==> flow/design.v <==
module uart_rx
  #(parameter CLKS_PER_BIT = 104)
  (
   input        i_Clock,
   input        i_Rst,
   input        i_Rx_Serial,
   output reg [15:0] o_Rx_Byte,
  output reg square_wave,
  output reg pin1,
  output  reg pin2
  );
  parameter s_IDLE         = 3'b000;
  parameter s_RX_START_BIT = 3'b001;
  parameter s_RX_DATA_BITS = 3'b010;
  parameter s_RX_STOP_BIT  = 3'b011;
  parameter s_CLEANUP      = 3'b100;
  reg  [7:0] data_check;
  reg [7:0] first_8bit;
  reg [7:0] second_8bit;
  reg           r_Rx_Data_R;
  reg           r_Rx_Data;
  reg [15:0]     r_Clock_Count;
  reg [4:0]     r_Bit_Index;  
  reg [15:0]     r_Rx_Byte;
  reg [2:0]     r_SM_Main;
wire [60:0] distZ = 61'hFFFFFFFFFFFFFF;
reg [23:0] counter;
reg toggle;
reg toggle_n;
wire [23:0] store;
wire [15:0] distA;
reg [15:0] distB;
reg stop;
reg [15:0] rpm;
assign distA =40*distZ;
assign store = (rpm == 16'd0) ? 24'hFFFFFF : (18 * 100000)/ rpm;
  always @(posedge i_Clock)
    begin
    if (i_Rst)
    begin
      r_Rx_Data_R <= 1'b1;
      r_Rx_Data   <= 1'b1;
      o_Rx_Byte   <= 16'd0;
      rpm         <= 16'd0;
      counter     <= 24'd0;
      toggle      <= 1'b1;
      distB       <= 16'd0;
      stop        <= 1'b0;
      square_wave <= 1'b1;
      pin1        <= 1'b0;
      pin2        <= 1'b0;
    end
    else
    begin
      r_Rx_Data_R <= i_Rx_Serial;
      r_Rx_Data   <= i_Rx_Serial;
     o_Rx_Byte[15:8] <= second_8bit;
     o_Rx_Byte[7:0] <= first_8bit;
     rpm <= {second_8bit, first_8bit};
toggle_n = toggle;
if (stop==0)
begin
counter <= counter + 1;
if (counter >= store )
begin
toggle_n = ~toggle;
toggle <= toggle_n;
counter<=0;
if (second_8bit[7] == 0)
begin
pin1 <= 0;
pin2 <= 1;
end
else
begin
pin1 <= 1;
pin2 <= 0;
end
if (toggle_n==0)
begin
distB <= distB +1;
end
end
if (distB ==distA)
begin
stop <= 1;
end
else
begin
square_wave <= toggle_n;
end
end
end
end
always @(posedge i_Clock)
begin
    if (i_Rst)
    begin
      r_SM_Main     <= s_IDLE;
      r_Clock_Count <= 16'd0;
      r_Bit_Index   <= 5'd0;
      r_Rx_Byte     <= 16'd0;
      data_check    <= 8'h00;
      first_8bit    <= 8'h00;
      second_8bit   <= 8'h00;
    end
    else
      case (r_SM_Main)
        s_IDLE :
          begin
            r_Clock_Count <= 0;
            r_Bit_Index   <= 0;
            if (r_Rx_Data == 1'b0)           
              r_SM_Main <= s_RX_START_BIT;
            else
              r_SM_Main <= s_IDLE;
          end
        s_RX_START_BIT :
          begin
            if (r_Clock_Count == (CLKS_PER_BIT-1)/2)
              begin
                if (r_Rx_Data == 1'b0)
                  begin
                    r_Clock_Count <= 0;   
                    r_SM_Main     <= s_RX_DATA_BITS;
                  end
                else
                  r_SM_Main <= s_IDLE;
              end
            else
              begin
                r_Clock_Count <= r_Clock_Count + 1;
                r_SM_Main     <= s_RX_START_BIT;
              end
          end  
        s_RX_DATA_BITS :
          begin
            if (r_Clock_Count < CLKS_PER_BIT-1)
              begin
                r_Clock_Count <= r_Clock_Count + 1;
                r_SM_Main     <= s_RX_DATA_BITS;
              end
            else
              begin
                r_Clock_Count          <= 0;
                r_Rx_Byte[r_Bit_Index] <= r_Rx_Data;
                if (r_Bit_Index < 8)
                  begin
                    r_Bit_Index <= r_Bit_Index + 1;
                    r_SM_Main   <= s_RX_DATA_BITS;
                  end
                else
                  begin
						 if (data_check == 8'h01)
						 begin
                   first_8bit <= r_Rx_Byte[7:0];
						 data_check <= 8'h00;
						 end
						 if (data_check == 8'h00)
						 begin
					second_8bit <= r_Rx_Byte[7:0];
						 data_check <= 8'h01;
						 end
                    r_Bit_Index <= 0;
                    r_SM_Main   <= s_RX_STOP_BIT;
                  end
              end
          end  
        s_RX_STOP_BIT :
          begin
            if (r_Clock_Count < CLKS_PER_BIT-1)
              begin
                r_Clock_Count <= r_Clock_Count + 1;
                r_SM_Main     <= s_RX_STOP_BIT;
              end
            else
              begin
                r_Clock_Count <= 0;
                r_SM_Main     <= s_CLEANUP;
              end
          end  
        s_CLEANUP :
          begin
            r_SM_Main <= s_IDLE;
          end
        default :
          r_SM_Main <= s_IDLE;
      endcase
    end
endmodule  
Lab notebook: uart_rx

# Tool chain data of uart_rx

Tool output for the design above before and after an edit, in the order of the flow.
Lines under "before" count in the file above, lines under "after" in the edited file.
"difference": "after" minus "before" as printed here. "relative change": 100 x difference / "before".
Operators: Yosys type, input widths -> output width; for muxes data width and select width s.
Library cell names are shortened.
A cell with -- has no value.

Top: uart_rx
Clock port: i_Clock
Cell library: sky130hd
Corner: tt_025C_1v80

# Edit of the RTL

Unified diff, file above to edited file.
This change comes from a script, not from a designer. The edited design behaves differently; no optimisation was intended.

```diff
@@ -40,5 +40,4 @@
     begin
       r_Rx_Data_R <= 1'b1;
-      r_Rx_Data   <= 1'b1;
       o_Rx_Byte   <= 16'd0;
       rpm         <= 16'd0;
@@ -54,5 +53,4 @@
     begin
       r_Rx_Data_R <= i_Rx_Serial;
-      r_Rx_Data   <= i_Rx_Serial;
      o_Rx_Byte[15:8] <= second_8bit;
      o_Rx_Byte[7:0] <= first_8bit;
@@ -93,4 +91,5 @@
 end
 end
+  always @(*) r_Rx_Data = i_Rx_Serial;
 always @(posedge i_Clock)
 begin
```

# After elaboration

Yosys after proc, flatten, opt, wreduce and memory -nomap, before mapping. Memory bits, and registers merged into a memory's read port (data or address), are not among the register bits. Print and check cells are not counted. Equal cells are merged and count once.

Word-level totals:

| what                        | before | after | difference | relative change (%) |
| cells after elaboration     | 84     | 83    | -1         | -1.19 |
| flip-flop bits (word level) | 142    | 141   | -1         | -0.70 |
| output and inout port bits  | 19     | 19    | 0          | 0.00 |
| bits of input ports         | 3      | 3     | 0          | 0.00 |

Operators by class:

| what                      | before | after | difference | relative change (%) |
| magnitude comparators     | 3      | 3     | 0          | 0.00 |
| eq/ne operators           | 8      | 8     | 0          | 0.00 |
| bitwise logic cells       | 8      | 8     | 0          | 0.00 |
| multiplexer cells         | 23     | 23    | 0          | 0.00 |
| divide/modulo/power cells | 1      | 1     | 0          | 0.00 |
| reduce/logical cells      | 16     | 16    | 0          | 0.00 |
| add/subtract/negate cells | 5      | 5     | 0          | 0.00 |
| shift operators           | 2      | 2     | 0          | 0.00 |

Operators with widths:

| kind                   | before | after | difference | relative change (%) |
| $mux 1                 | 8      | 8     | 0          | 0.00 |
| $not 1->1              | 5      | 5     | 0          | 0.00 |
| $reduce_and 2->1       | 5      | 5     | 0          | 0.00 |
| $mux 16                | 3      | 3     | 0          | 0.00 |
| $reduce_and 4->1       | 3      | 3     | 0          | 0.00 |
| $add 16x1->16 const B  | 2      | 2     | 0          | 0.00 |
| $eq 3x2->1 const B     | 2      | 2     | 0          | 0.00 |
| $mux 2                 | 2      | 2     | 0          | 0.00 |
| $mux 24                | 2      | 2     | 0          | 0.00 |
| $mux 5                 | 2      | 2     | 0          | 0.00 |
| $mux 8                 | 2      | 2     | 0          | 0.00 |
| $reduce_bool 2->1      | 2      | 2     | 0          | 0.00 |
| $add 24x1->24 const B  | 1      | 1     | 0          | 0.00 |
| $add 5x1->5 const B    | 1      | 1     | 0          | 0.00 |
| $and 16x16->16         | 1      | 1     | 0          | 0.00 |
| $div 21x16->32 const A | 1      | 1     | 0          | 0.00 |
| $eq 16x16->1 const B   | 1      | 1     | 0          | 0.00 |
| $eq 16x6->1 const B    | 1      | 1     | 0          | 0.00 |
| $eq 3x1->1 const B     | 1      | 1     | 0          | 0.00 |
| $eq 8x1->1 const B     | 1      | 1     | 0          | 0.00 |
| $ge 24x24->1           | 1      | 1     | 0          | 0.00 |
| $logic_not 16->1       | 1      | 1     | 0          | 0.00 |
| $logic_not 3->1        | 1      | 1     | 0          | 0.00 |
| $logic_not 8->1        | 1      | 1     | 0          | 0.00 |
| $lt 16x7->1 const B    | 1      | 1     | 0          | 0.00 |
| $lt 5x4->1 const B     | 1      | 1     | 0          | 0.00 |
| $mux 3                 | 1      | 1     | 0          | 0.00 |
| $ne 2x2->1 const B     | 1      | 1     | 0          | 0.00 |

Not every row of either side is listed.

# Depth

Depth = most cells in a row (Yosys ltp): at word level without a register or memory, in the mapped netlist without a sequential cell, where the memories' decode and read muxes count.

Depth:

| what                          | before | after | difference | relative change (%) |
| depth in word-level cells     | 5      | 5     | 0          | 0.00 |
| ABC_AREA                      | 0      | 0     | --         | -- |
| gate-level depth with buffers | 487    | 503   | +16        | +3.29 |
| mapped depth without buffers  | 442    | 457   | +15        | +3.39 |

# After synthesis

Source: synth_stat.txt of the flow (Yosys; design flattened, memories mapped). It holds for the ABC_AREA given above (unset counts as 0); a run with the other value may have another netlist.

Mapped netlist:

| what                           | before  | after   | difference | relative change (%) |
| area of sequential cells (µm²) | 2282.2  | 2262.2  | -20.0      | -0.88 |
| mapped flip-flops              | 114     | 113     | -1         | -0.88 |
| mapped area (µm²)              | 29983.8 | 30038.8 | +55.0      | +0.18 |
| buffer cells                   | 125     | 120     | -5         | -4.00 |
| standard cells after synthesis | 4321    | 4275    | -46        | -1.06 |

Cell types:

| cell      | before | after | difference | relative change (%) |
| nand2_1   | 376    | 335   | -41        | -10.90 |
| xor2_1    | 135    | 95    | -40        | -29.63 |
| inv_1     | 182    | 144   | -38        | -20.88 |
| nor2_1    | 489    | 523   | +34        | +6.95 |
| o21ai_0   | 267    | 239   | -28        | -10.49 |
| clkbuf_1  | 86     | 62    | -24        | -27.91 |
| a21o_1    | 126    | 145   | +19        | +15.08 |
| nor3_1    | 114    | 132   | +18        | +15.79 |
| o31ai_1   | 56     | 72    | +16        | +28.57 |
| xnor2_1   | 167    | 182   | +15        | +8.98 |
| and3_1    | 47     | 32    | -15        | -31.91 |
| nand3_1   | 158    | 144   | -14        | -8.86 |
| and2_1    | 50     | 64    | +14        | +28.00 |
| a31oi_1   | 52     | 39    | -13        | -25.00 |
| a21oi_1   | 385    | 373   | -12        | -3.12 |
| buf_2     | 19     | 29    | +10        | +52.63 |
| a2bb2oi_1 | 12     | 3     | -9         | -75.00 |
| o22ai_1   | 10     | 19    | +9         | +90.00 |

Not every row of either side is listed.

# Timing after synthesis

Source: OpenSTA report_checks on the synthesized netlist (no wires, ideal clock, input and output delay 20% of the period each), path of least setup slack; recovery checks are left aside. Register names are those of the netlist, which keeps one name where synthesis merged equal registers.

Timing after synthesis:

| what                          | before                    | after                     | difference | relative change (%) |
| path kind                     | reg2reg                   | reg2reg                   | --         | -- |
| start point                   | register (name not given) | register (name not given) | --         | -- |
| end point                     | register distB[15]        | register distB[15]        | --         | -- |
| stages on the path            | 467                       | 489                       | +22        | +4.71 |
| buffers on the path           | 53                        | 57                        | +4         | +7.55 |
| path delay (ps)               | 86325                     | 89226                     | +2901      | +3.36 |
| period (ps)                   | 100000                    | 100000                    | 0          | 0.00 |
| setup time (ps)               | 128                       | 128                       | 0          | -- |
| time at the first pin (ps)    | 0                         | 0                         | 0          | -- |
| data arrival time (ps)        | 86197                     | 89098                     | +2901      | +3.37 |
| path slack (ps)               | 13676                     | 10774                     | -2902      | -- |
| synthesis period reached (ps) | 86324                     | 89226                     | +2902      | +3.36 |

"path delay" = arrival - input delay + setup time.
"stages on the path" counts driving pins, that of a launching flip-flop among them; a cell with two outputs on the path counts twice.
"synthesis period reached" = period - worst setup slack (recovery checks aside). The figure is calculated, with input and output delays left at 20% of the set period.

Between the ends, after synthesis, before:
Cell sequence: dfxtp_1 buf_2 buf_2 buf_1 inv_1 clkbuf_1 buf_1 clkbuf_1 ha_1 buf_2 nor2b_1 nand3_1 nor4_1 ha_1 a21oi_1 nand4_1 a2111oi_1 ha_1 [... 431 more ...] a21oi_1 nor2b_1 o21ai_0 nand2b_1 a21oi_1 nor2b_1 o21ai_0 nand2b_1 nor2b_1 and2_1 clkbuf_1 nand2_1 nor3_1 and2_1 and3_1 nand4_1 xor2_1 nor2_1

Ends and longest elaborated chain, after synthesis, before:

| what        | RTL line | source |
| to (assign) | 47       | `distB       <= 16'd0;` |
| to (assign) | 81       | `distB <= distB +1;` |
| to (decl)   | 32       | `reg [15:0] distB;` |

before: Chain of elaborated cells between the ends: none given.

Between the ends, after synthesis, after:
Cell sequence: dfxtp_1 buf_2 buf_2 inv_1 buf_1 clkbuf_1 buf_1 ha_1 buf_2 buf_1 nor4b_1 and2_1 ha_1 and3_1 a221oi_1 nor3_1 ha_1 o211ai_1 [... 453 more ...] a21o_1 a21o_1 a21oi_1 nor2b_1 o21ai_0 nand2b_1 a21oi_1 nor2b_1 o21ai_0 nand2b_1 nor2b_1 and2_1 buf_1 nand4_1 nor2_1 nand4_1 xor2_1 nor2_1

Ends and longest elaborated chain, after synthesis, after:

| what        | RTL line | source |
| to (assign) | 46       | `distB       <= 16'd0;` |
| to (assign) | 79       | `distB <= distB +1;` |
| to (decl)   | 32       | `reg [15:0] distB;` |

after: Chain of elaborated cells between the ends: none given.

# Path in the finished layout

Path of least setup slack in the final report of each run of pair 1 (OpenROAD, finished layout, wires in). Where an end is a register, its clock arrival counts in the times.
The path's times are printed in steps of 10 ps; the period is the one set.

Timing post-layout:

| what                       | before                    | after                     | difference | relative change (%) |
| path kind                  | reg2reg                   | reg2reg                   | --         | -- |
| start point                | register (name not given) | register (name not given) | --         | -- |
| end point                  | register distB[15]        | register distB[11]        | --         | -- |
| buffers on the path        | 16                        | 9                         | -7         | -43.75 |
| setup time (ps)            | 140                       | 130                       | -10        | -- |
| data arrival time (ps)     | 86680                     | 87480                     | +800       | +0.92 |
| stages on the path         | 440                       | 437                       | -3         | -0.68 |
| path slack (ps)            | 7400                      | 6600                      | -800       | -- |
| period (ps)                | 93800                     | 93800                     | 0          | 0.00 |
| time at the first pin (ps) | 420                       | 420                       | 0          | 0.00 |

Between the ends, post-layout, before:
Cell sequence: dfxtp_2 inv_1 buf_12 ha_1 buf_4 nor2b_1 nand3_1 nor4_2 ha_1 a21oi_2 nand4_1 a2111oi_2 ha_1 o211ai_1 and2_2 nor2_1 mux2_1 ha_1 [... 404 more ...] a21o_1 a21oi_1 nor2b_1 o21ai_0 nand2b_1 a21oi_1 nor2b_1 o21ai_0 nand2b_1 nor2b_2 and2_2 nand2_1 nor3_2 and2_1 and3_1 nand4_1 xor2_1 nor2_1

Ends and longest elaborated chain, post-layout, before:

| what        | RTL line | source |
| to (assign) | 47       | `distB       <= 16'd0;` |
| to (assign) | 81       | `distB <= distB +1;` |
| to (decl)   | 32       | `reg [15:0] distB;` |

before: Chain of elaborated cells between the ends: none given.

Between the ends, post-layout, after:
Cell sequence: dfxtp_1 nor3_4 nand4_4 or3_4 nor4b_2 and2_1 ha_1 and3_1 a221oi_2 nor3_2 ha_1 o211ai_1 and2_1 nor2_1 mux2_2 ha_1 o21ai_0 a22oi_2 [... 401 more ...] o31ai_1 a21o_1 a21o_1 a21oi_1 nor2b_1 o21ai_0 nand2b_1 a21oi_1 nor2b_1 o21ai_0 nand2b_1 nor2b_1 and2_1 nand4_1 nor2_1 nand4_1 xor2_1 nor2_1

Ends and longest elaborated chain, post-layout, after:

| what        | RTL line | source |
| to (assign) | 46       | `distB       <= 16'd0;` |
| to (assign) | 79       | `distB <= distB +1;` |
| to (decl)   | 32       | `reg [15:0] distB;` |

after: Chain of elaborated cells between the ends: none given.

# Layout results

Runs of the flow (Yosys, OpenROAD) on both versions; the two runs of a pair have the same settings. The constraints put input and output delay at 20% of the set period each and load the outputs with 0.01 pF.

Flow settings, pair 1:
period_ns: 93.8
CAP_MARGIN: 20
CORE_MARGIN: 2
CORE_UTILIZATION: 40
SLEW_MARGIN: 20

Final reports, pair 1:

| what                                  | before  | after   | difference | relative change (%) |
| post-route worst hold slack (ps)      | 448     | 422     | -26        | -- |
| achieved clock period (ps)            | 86400   | 87199   | +799       | +0.92 |
| worst slack on setup checks (ps)      | 7400    | 6601    | -799       | -- |
| die footprint (µm²)                   | 77164.5 | 77306.2 | +141.7     | +0.18 |
| sum of negative setup slack (ps)      | 0       | 0       | 0          | -- |
| Yosys chip area after synthesis (µm²) | 29983.8 | 30038.8 | +55.0      | +0.18 |
| std-cell area (final layout) (µm²)    | 32571.2 | 33006.7 | +435.5     | +1.34 |
| utilization after layout (%)          | 43.8    | 44.3    | +0.5       | -- |

Flow settings, pair 2:
CELL_PAD_IN_SITES_DETAIL_PLACEMENT: 1
CORE_ASPECT_RATIO: 0.64
CORE_UTILIZATION: 25
GPL_ROUTABILITY_DRIVEN: 0
GPL_TIMING_DRIVEN: 1
HOLD_SLACK_MARGIN: 0.29
MAX_ROUTING_LAYER: met4
MIN_ROUTING_LAYER: met1
PLACE_DENSITY_LB_ADDON: 0.17
period_ns: 93.5
CAP_MARGIN: 20
CORE_MARGIN: 2
SLEW_MARGIN: 20

Final reports, pair 2:

| what                                  | before   | after    | difference | relative change (%) |
| post-route worst hold slack (ps)      | 427      | 424      | -3         | -- |
| achieved clock period (ps)            | 86479    | 86720    | +241       | +0.28 |
| worst slack on setup checks (ps)      | 7021     | 6780     | -241       | -- |
| die footprint (µm²)                   | 122792.0 | 123012.0 | +220.0     | +0.18 |
| sum of negative setup slack (ps)      | 0        | 0        | 0          | -- |
| Yosys chip area after synthesis (µm²) | 29983.8  | 30038.8  | +55.0      | +0.18 |
| std-cell area (final layout) (µm²)    | 33597.2  | 34237.8  | +640.6     | +1.91 |
| utilization after layout (%)          | 28.3     | 28.8     | +0.5       | -- |

"achieved clock period" is the run's clock period less its worst setup slack. It is reckoned from that one timing run; input and output delays stay at 20% of the period that was set.
